==> flow/design.v <==
`timescale 1ns / 1ps
module cordic_advanced #(
    parameter DATA_WIDTH = 18,           
    parameter ANGLE_WIDTH = 32,          
    parameter ITERATIONS = 18,           
    parameter PIPELINE_STAGES = 18       
)(
    input  wire                         clk,
    input  wire                         rst_n,
    input  wire                         enable,
    input  wire signed [DATA_WIDTH-1:0] x_in,
    input  wire signed [DATA_WIDTH-1:0] y_in,
    input  wire signed [ANGLE_WIDTH-1:0] z_in,           
    input  wire                         data_valid_in,
    output wire                         data_ready_out,
    output wire signed [DATA_WIDTH:0]   x_out,
    output wire signed [DATA_WIDTH:0]   y_out,
    output wire signed [ANGLE_WIDTH-1:0] z_out,
    output wire                         data_valid_out,
    input  wire                         data_ready_in,
    output wire                         overflow,
    output wire [15:0]                  iterations_count,
    output wire [31:0]                  throughput_counter
);
    localparam real CORDIC_GAIN = 1.646760258121;
    localparam signed [DATA_WIDTH-1:0] K_INVERSE = 
        (DATA_WIDTH == 16) ? 16'd19898 :
        (DATA_WIDTH == 18) ? 18'd79593 :
        (DATA_WIDTH == 20) ? 20'd318371 : 16'd19898;
    function [ANGLE_WIDTH-1:0] atan_lut;
        input integer idx;
        begin
            case(idx)
                0:  atan_lut = 32'h20000000;   
                1:  atan_lut = 32'h12E4051E;   
                2:  atan_lut = 32'h09FB385B;   
                3:  atan_lut = 32'h051111D4;   
                4:  atan_lut = 32'h028B0D43;   
                5:  atan_lut = 32'h0145D7E1;   
                6:  atan_lut = 32'h00A2F61E;   
                7:  atan_lut = 32'h00517C55;   
                8:  atan_lut = 32'h0028BE53;   
                9:  atan_lut = 32'h00145F2E;   
                10: atan_lut = 32'h000A2F98;   
                11: atan_lut = 32'h000517CC;   
                12: atan_lut = 32'h00028BE6;   
                13: atan_lut = 32'h000145F3;   
                14: atan_lut = 32'h0000A2F9;
                15: atan_lut = 32'h0000517D;
                16: atan_lut = 32'h000028BE;
                17: atan_lut = 32'h0000145F;
                18: atan_lut = 32'h00000A2F;
                19: atan_lut = 32'h00000518;
                20: atan_lut = 32'h0000028C;
                21: atan_lut = 32'h00000146;
                22: atan_lut = 32'h000000A3;
                23: atan_lut = 32'h00000051;
                24: atan_lut = 32'h00000028;
                25: atan_lut = 32'h00000014;
                26: atan_lut = 32'h0000000A;
                27: atan_lut = 32'h00000005;
                28: atan_lut = 32'h00000002;
                29: atan_lut = 32'h00000001;
                default: atan_lut = 32'h00000000;
            endcase
        end
    endfunction
    reg signed [DATA_WIDTH:0]   x_pipe [0:PIPELINE_STAGES];
    reg signed [DATA_WIDTH:0]   y_pipe [0:PIPELINE_STAGES];
    reg signed [ANGLE_WIDTH-1:0] z_pipe [0:PIPELINE_STAGES];
    reg                         valid_pipe [0:PIPELINE_STAGES];
    reg [15:0] iteration_counter;
    reg [31:0] throughput_cnt;
    reg        overflow_flag;
    assign data_ready_out = enable;
    assign data_valid_out = valid_pipe[PIPELINE_STAGES];
    assign iterations_count = iteration_counter;
    assign throughput_counter = throughput_cnt;
    assign overflow = overflow_flag;
    wire [1:0] quadrant;
    assign quadrant = z_in[ANGLE_WIDTH-1:ANGLE_WIDTH-2];
    always @(posedge clk or negedge rst_n) begin
        if (!rst_n) begin
            x_pipe[0] <= 0;
            y_pipe[0] <= 0;
            z_pipe[0] <= 0;
            valid_pipe[0] <= 0;
        end else if (enable && data_valid_in) begin
            valid_pipe[0] <= 1'b1;
            case (quadrant)
                2'b00, 2'b11: begin   
                    x_pipe[0] <= {x_in[DATA_WIDTH-1], x_in};
                    y_pipe[0] <= {y_in[DATA_WIDTH-1], y_in};
                    z_pipe[0] <= z_in;
                end
                2'b01: begin   
                    x_pipe[0] <= -{y_in[DATA_WIDTH-1], y_in};
                    y_pipe[0] <= {x_in[DATA_WIDTH-1], x_in};
                    z_pipe[0] <= {2'b00, z_in[ANGLE_WIDTH-3:0]};
                end
                2'b10: begin   
                    x_pipe[0] <= {y_in[DATA_WIDTH-1], y_in};
                    y_pipe[0] <= -{x_in[DATA_WIDTH-1], x_in};
                    z_pipe[0] <= {2'b11, z_in[ANGLE_WIDTH-3:0]};
                end
            endcase
        end else if (enable) begin
            valid_pipe[0] <= 0;
        end
    end
    genvar i;
    generate
        for (i = 0; i < PIPELINE_STAGES; i = i + 1) begin : cordic_pipeline
            wire decision_sign;
            wire signed [DATA_WIDTH:0] x_shifted, y_shifted;
            assign x_shifted = x_pipe[i] >>> i;
            assign y_shifted = y_pipe[i] >>> i;
            assign decision_sign = z_pipe[i][ANGLE_WIDTH-1];
            always @(posedge clk or negedge rst_n) begin
                if (!rst_n) begin
                    x_pipe[i+1] <= 0;
                    y_pipe[i+1] <= 0;
                    z_pipe[i+1] <= 0;
                    valid_pipe[i+1] <= 0;
                end else if (enable) begin
                    valid_pipe[i+1] <= valid_pipe[i];
                    if (valid_pipe[i]) begin
                        if (decision_sign) begin   
                            x_pipe[i+1] <= x_pipe[i] + y_shifted;
                            y_pipe[i+1] <= y_pipe[i] - x_shifted;
                            z_pipe[i+1] <= z_pipe[i] + atan_lut(i);
                        end else begin   
                            x_pipe[i+1] <= x_pipe[i] - y_shifted;
                            y_pipe[i+1] <= y_pipe[i] + x_shifted;
                            z_pipe[i+1] <= z_pipe[i] - atan_lut(i);
                        end
                    end else begin
                        x_pipe[i+1] <= x_pipe[i];
                        y_pipe[i+1] <= y_pipe[i];
                        z_pipe[i+1] <= z_pipe[i];
                    end
                end
            end
        end
    endgenerate
    assign x_out = x_pipe[PIPELINE_STAGES];
    assign y_out = y_pipe[PIPELINE_STAGES];
    assign z_out = z_pipe[PIPELINE_STAGES];
    always @(posedge clk or negedge rst_n) begin
        if (!rst_n) begin
            overflow_flag <= 0;
        end else begin
            if (valid_pipe[PIPELINE_STAGES]) begin
                overflow_flag <= (x_pipe[PIPELINE_STAGES] == {1'b1, {DATA_WIDTH{1'b0}}}) ||
                                 (y_pipe[PIPELINE_STAGES] == {1'b1, {DATA_WIDTH{1'b0}}});
            end
        end
    end
    always @(posedge clk or negedge rst_n) begin
        if (!rst_n) begin
            iteration_counter <= 0;
            throughput_cnt <= 0;
        end else begin
            if (data_valid_in && enable)
                iteration_counter <= iteration_counter + 1;
            if (data_valid_out && data_ready_in)
                throughput_cnt <= throughput_cnt + 1;
        end
    end
endmodule
module cordic_sincos #(
    parameter DATA_WIDTH = 18,
    parameter ANGLE_WIDTH = 32,
    parameter PIPELINE_STAGES = 18
)(
    input  wire                         clk,
    input  wire                         rst_n,
    input  wire                         enable,
    input  wire signed [ANGLE_WIDTH-1:0] angle,
    input  wire                         angle_valid,
    output wire                         angle_ready,
    output wire signed [DATA_WIDTH:0]   cos_out,
    output wire signed [DATA_WIDTH:0]   sin_out,
    output wire                         result_valid,
    input  wire                         result_ready
);
    localparam signed [DATA_WIDTH-1:0] K_INV = 
        (DATA_WIDTH == 16) ? 16'd19898 :
        (DATA_WIDTH == 18) ? 18'd79593 :
        (DATA_WIDTH == 20) ? 20'd318371 : 16'd19898;
    wire overflow;
    wire [15:0] iter_count;
    wire [31:0] throughput;
    cordic_advanced #(
        .DATA_WIDTH(DATA_WIDTH),
        .ANGLE_WIDTH(ANGLE_WIDTH),
        .ITERATIONS(PIPELINE_STAGES),
        .PIPELINE_STAGES(PIPELINE_STAGES)
    ) cordic_core (
        .clk(clk),
        .rst_n(rst_n),
        .enable(enable),
        .x_in(K_INV),
        .y_in({DATA_WIDTH{1'b0}}),
        .z_in(angle),
        .data_valid_in(angle_valid),
        .data_ready_out(angle_ready),
        .x_out(cos_out),
        .y_out(sin_out),
        .z_out(),
        .data_valid_out(result_valid),
        .data_ready_in(result_ready),
        .overflow(overflow),
        .iterations_count(iter_count),
        .throughput_counter(throughput)
    );
endmodule
======== From RTL to reports: cordic_advanced ========
The steps from the RTL of cordic_advanced to its reports follow in flow order.
Lines are those of the file above, counted from 1.
Cell names lack the library's common part.
A cell with - has no value.
inputs
  top module .............................. cordic_advanced
  clock port .............................. clk
  cell library ............................ sky130hd
  corner .................................. tt_025C_1v80

======== Elaborated design ========
Yosys after proc, flatten, opt, wreduce and memory -nomap, before mapping. Print and check cells are not counted. Equal cells are merged and count once.
operators by class
  add/sub/neg operators ................... 111
  equal/unequal tests ..................... 5
  muxes and demuxes ....................... 113
  reductions and logical operators ........ 6
operator list
  cell                                    count
  2-to-1 mux 19 bit                       72
  2-to-1 mux 32 bit                       36
  parallel mux 19 bit (select 3 bit)      2
  parallel mux 32 bit (select 3 bit)      1
  adder 19 x 10 -> 19 bit                 2
  subtractor 19 x 10 -> 19 bit            2
  adder 19 x 11 -> 19 bit                 2
  subtractor 19 x 11 -> 19 bit            2
  adder 19 x 12 -> 19 bit                 2
  subtractor 19 x 12 -> 19 bit            2
  adder 19 x 13 -> 19 bit                 2
  subtractor 19 x 13 -> 19 bit            2
  adder 19 x 14 -> 19 bit                 2
  subtractor 19 x 14 -> 19 bit            2
  adder 19 x 15 -> 19 bit                 2
  subtractor 19 x 15 -> 19 bit            2
  adder 19 x 16 -> 19 bit                 2
  subtractor 19 x 16 -> 19 bit            2
  adder 19 x 17 -> 19 bit                 2
  subtractor 19 x 17 -> 19 bit            2
  adder 19 x 18 -> 19 bit                 2
  subtractor 19 x 18 -> 19 bit            2
  subtractor 19 bit                       2
  == test 19 bit (second input constant)  2
  adder 19 x 2 -> 19 bit                  2
  subtractor 19 x 2 -> 19 bit             2
  adder 19 x 3 -> 19 bit                  2
  subtractor 19 x 3 -> 19 bit             2
Not listed: further kinds 60, cells in them 76.
storage and ports
  flip-flop bits (word level) ............. 1398
  input bits .............................. 73
  output and inout port bits .............. 121
  elaborated cells ........................ 314

======== Longest topological paths ========
Depth = most cells in a row (Yosys ltp): at word level without a register or memory, in the mapped netlist without a sequential cell, where the memories' decode and read muxes count.
depth
  word-level depth ........................ 3
  ABC_AREA ................................ 0
  depth in mapped cells ................... 18
  depth with buffers taken out ............ 18

======== Synthesis result ========
The flow's flattened synthesis, as Yosys stat reports it; memories are mapped. The netlist is that of the ABC_AREA named above (0 if unset); the other value can give another one.
mapped netlist
  cells in the netlist .................... 14926
  synthesis area .......................... 123893.8 um^2
  area of sequential cells ................ 34983.6 um^2
  flip-flop cells ......................... 1398
  buffer cells ............................ 636
cells by type
  type      count  total area (um^2)
  dfrtp_1   1398   3.5E+04
  ha_1      1266   1.58E+04
  a21oi_1   2076   1.04E+04
  xnor2_1   908    7.95E+03
  mux2i_1   776    7767.45
  nor2_1    1896   7.12E+03
  a21o_1    551    4.14E+03
  xor2_1    376    3.29E+03
  nand2_1   841    3.16E+03
  o21ai_0   582    2.91E+03
  inv_1     544    2.04E+03
  clkbuf_1  525    1970.64
  nand3_1   313    1.57E+03
  nor3_1    294    1.47E+03
  a211oi_1  178    1.34E+03
  nor2b_1   192    1.2E+03
  a31oi_1   185    1157.36
  fa_1      55     1.1E+03
Other cell types: 80; their cells: 1970.

======== Timing after synthesis ========
OpenSTA on the mapped netlist: ideal clock, no wires. The path of least setup slack (recovery checks aside). Input and output delay are each 20% of the period. Register names are those of the netlist, which keeps one name where synthesis merged equal registers.
timing path post-synthesis
  kind .................................... flip-flop to flip-flop
  from .................................... reg z_pipe[7][31]
  to ...................................... reg z_pipe[8][30]
  clock period ............................ 4500 ps
  time at the first pin ................... 0 ps
  arrival ................................. 3976 ps
  required time ........................... 4374 ps
  path slack .............................. 397 ps
  path delay .............................. 4102 ps
  stages on the path ...................... 16
  synthesis period reached ................ 4103 ps
"path delay" is the arrival time less input delay plus setup time.
"stages on the path": output pins that drive a net of the path, with the launching flip-flop's if there is one; two outputs of one cell count as two.
"synthesis period reached" = period - worst setup slack (recovery checks aside). The figure is calculated, with input and output delays left at 20% of the set period.
The rows between start and end are the longest chain of elaborated cells between them; the timing report does not say that the signal goes this way. Where chains are equally long, one stands for them.
A line is the first line of the expression or statement that the cell stems from. Yosys adds cells for indexed reads and writes and turns some case tables into memories.
A register here has more assigning lines than the two given.
between the ends, post-synthesis
  cell sequence ........................... dfrtp_1 > clkbuf_1 > clkbuf_1 > inv_1 > fa_1 > a21o_1 > a21oi_2 > o21ai_1 > a311oi_2 > o21ai_1 > a22oi_2 > a211oi_1 > a21o_1 > a221oi_2 > mux2i_1 > a311o_1
  length of the longest elaborated chain .. 2
ends and longest elaborated chain, post-synthesis
  item               RTL line  source
  from (decl)        70        reg signed [ANGLE_WIDTH-1:0] z_pipe [0:PIPELINE_STAGES];
  from (assign)      131       z_pipe[i+1] <= z_pipe[i] + atan_lut(i);
  from (assign)      135       z_pipe[i+1] <= z_pipe[i] - atan_lut(i);
  2-to-1 mux 32 bit  128       if (decision_sign) begin
  2-to-1 mux 32 bit  127       if (valid_pipe[i]) begin
  to (assign)        131
  to (assign)        135
  to (decl)          70

======== Path in the finished layout ========
Path of least setup slack in the final report of run 1 (OpenROAD, finished layout, wires in). Where an end is a register, its clock arrival counts in the times.
The path's times are printed in steps of 10 ps; the period is the one set.
timing path after layout
  kind .................................... flip-flop to flip-flop
  from .................................... reg y_pipe[3][7]
  to ...................................... reg x_pipe[4][18]
  clock period ............................ 3420 ps
  time at the first pin ................... 880 ps
  arrival ................................. 4330 ps
  required time ........................... 4240 ps
  path slack .............................. -90 ps
  stages on the path ...................... 16
The rows between start and end are the longest chain of elaborated cells between them; the timing report does not say that the signal goes this way. Where chains are equally long, one stands for them.
A register here has more assigning lines than the two given.
between the ends, after layout
  cell sequence ........................... dfrtp_1 > or4_4 > nor3b_4 > buf_4 > a21oi_1 > xor2_1 > ha_2 > or3_4 > a211oi_4 > o31ai_2 > o41ai_2 > buf_4 > xnor2_1 > nand2_1 > xor2_1 > a21oi_1
  length of the longest elaborated chain .. 3
ends and longest elaborated chain, after layout
  item                          RTL line  source
  from (decl)                   69        reg signed [DATA_WIDTH:0]   y_pipe [0:PIPELINE_STAGES];
  from (assign)                 130       y_pipe[i+1] <= y_pipe[i] - x_shifted;
  from (assign)                 134       y_pipe[i+1] <= y_pipe[i] + x_shifted;
  subtractor 19 x 16 -> 19 bit  133       x_pipe[i+1] <= x_pipe[i] - y_shifted;
  2-to-1 mux 19 bit             128       if (decision_sign) begin
  2-to-1 mux 19 bit             127       if (valid_pipe[i]) begin
  to (assign)                   129       x_pipe[i+1] <= x_pipe[i] + y_shifted;
  to (assign)                   133
  to (decl)                     68        reg signed [DATA_WIDTH:0]   x_pipe [0:PIPELINE_STAGES];

Data sheet: physical implementation of cordic_advanced

Flow measurements of cordic_advanced on sky130hd: 3 stored runs with different settings, listed in no order. Input and output delays are each 20% of the period that was set; the output load is 0.01 pF.
"period achieved" = clock period - worst setup slack. The figure is calculated, with input and output delays left at 20% of the set period.
"critical path time": the worst setup path's part of the clock period (all of it between registers, 20% less for each end at a port) less its slack. A launch clock that arrives late makes it longer, a capture clock that arrives late makes it shorter.
"critical path time" is given in steps of 10 ps.

======== run 1 ========
==> flow/run.sh <==
#!/bin/bash
# the make line also repeats the synthesis and layout settings of config.mk as NAME=value (left out here)
make -C /OpenROAD-flow-scripts/flow DESIGN_CONFIG=/design/flow/config.mk WORK_HOME=/design/flow/orfs CLKGATE_MAP_FILE= finish
==> flow/config.mk <==
export PLATFORM = sky130hd
export DESIGN_NAME = cordic_advanced
export DESIGN_NICKNAME = cordic_advanced
export VERILOG_FILES = /design/flow/design.v
export SDC_FILE = /design/flow/constraint.sdc
export NUM_CORES = 4
export LEC_CHECK = 0
export CAP_MARGIN = 20
export CORE_MARGIN = 2
export CORE_UTILIZATION = 40
export SLEW_MARGIN = 20
==> flow/constraint.sdc <==
create_clock -name core_clock -period 3.42 [get_ports {clk}]
set_input_delay 0.6840 -clock core_clock [delete_from_list [all_inputs] [get_ports {clk}]]
set_output_delay 0.6840 -clock core_clock [all_outputs]
set_load 0.01 [all_outputs]

-------- measured, run 1 --------
  chip area in the Yosys report ........... 123893.8 um^2
  die area ................................ 314205.0 um^2
  standard-cell area after layout ......... 156498.0 um^2
  post-route utilization .................. 50.7%
  setup slack of the worst path ........... -87 ps
  total negative setup slack .............. -443 ps
  period achieved ......................... 3507 ps
  critical path time ...................... 3510 ps
  kind of the worst setup path ............ flip-flop to flip-flop

======== run 2 ========
==> flow/run.sh <==
#!/bin/bash
# the make line also repeats the synthesis and layout settings of config.mk as NAME=value (left out here)
make -C /OpenROAD-flow-scripts/flow DESIGN_CONFIG=/design/flow/config.mk WORK_HOME=/design/flow/orfs CLKGATE_MAP_FILE= finish
==> flow/config.mk <==
export PLATFORM = sky130hd
export DESIGN_NAME = cordic_advanced
export DESIGN_NICKNAME = cordic_advanced
export VERILOG_FILES = /design/flow/design.v
export SDC_FILE = /design/flow/constraint.sdc
export NUM_CORES = 4
export LEC_CHECK = 0
export ABC_AREA = 0
export CAP_MARGIN = 20
export CELL_PAD_IN_SITES_DETAIL_PLACEMENT = 2
export CELL_PAD_IN_SITES_GLOBAL_PLACEMENT = 0
export CORE_MARGIN = 2
export CORE_UTILIZATION = 18
export CTS_CLUSTER_SIZE = 86
export GPL_ROUTABILITY_DRIVEN = 1
export GPL_TIMING_DRIVEN = 0
export MAX_ROUTING_LAYER = met5
export PLACE_DENSITY_LB_ADDON = 0.09
export SETUP_SLACK_MARGIN = 1.94
export SLEW_MARGIN = 20
export TNS_END_PERCENT = 90
==> flow/constraint.sdc <==
create_clock -name core_clock -period 7.43 [get_ports {clk}]
set_input_delay 1.4860 -clock core_clock [delete_from_list [all_inputs] [get_ports {clk}]]
set_output_delay 1.4860 -clock core_clock [all_outputs]
set_load 0.01 [all_outputs]

-------- measured, run 2 --------
  chip area in the Yosys report ........... 123893.8 um^2
  die area ................................ 694947.0 um^2
  standard-cell area after layout ......... 147728.0 um^2
  post-route utilization .................. 21.6%
  setup slack of the worst path ........... 2203 ps
  total negative setup slack .............. 0 ps
  period achieved ......................... 5227 ps
  critical path time ...................... 5230 ps
  kind of the worst setup path ............ flip-flop to flip-flop

======== run 3 ========
==> flow/run.sh <==
#!/bin/bash
# the make line also repeats the synthesis and layout settings of config.mk as NAME=value (left out here)
make -C /OpenROAD-flow-scripts/flow DESIGN_CONFIG=/design/flow/config.mk WORK_HOME=/design/flow/orfs CLKGATE_MAP_FILE= finish
==> flow/config.mk <==
export PLATFORM = sky130hd
export DESIGN_NAME = cordic_advanced
export DESIGN_NICKNAME = cordic_advanced
export VERILOG_FILES = /design/flow/design.v
export SDC_FILE = /design/flow/constraint.sdc
export NUM_CORES = 4
export LEC_CHECK = 0
export ABC_AREA = 1
export CAP_MARGIN = 15
export CORE_MARGIN = 2
export CORE_UTILIZATION = 20
export CTS_CLUSTER_SIZE = 88
export GPL_TIMING_DRIVEN = 0
export MAX_ROUTING_LAYER = met4
export MIN_ROUTING_LAYER = met1
export PLACE_DENSITY = 0.66
export SETUP_SLACK_MARGIN = 0.16
export SLEW_MARGIN = 20
==> flow/constraint.sdc <==
create_clock -name core_clock -period 3.87 [get_ports {clk}]
set_input_delay 0.7740 -clock core_clock [delete_from_list [all_inputs] [get_ports {clk}]]
set_output_delay 0.7740 -clock core_clock [all_outputs]
set_load 0.01 [all_outputs]

-------- measured, run 3 --------
  chip area in the Yosys report ........... 138900.7 um^2
  die area ................................ 701189.0 um^2
  standard-cell area after layout ......... 162249.0 um^2
  post-route utilization .................. 23.4%
  setup slack of the worst path ........... -89 ps
  total negative setup slack .............. -89 ps
  period achieved ......................... 3959 ps
  critical path time ...................... 3190 ps
  kind of the worst setup path ............ input port to flip-flop
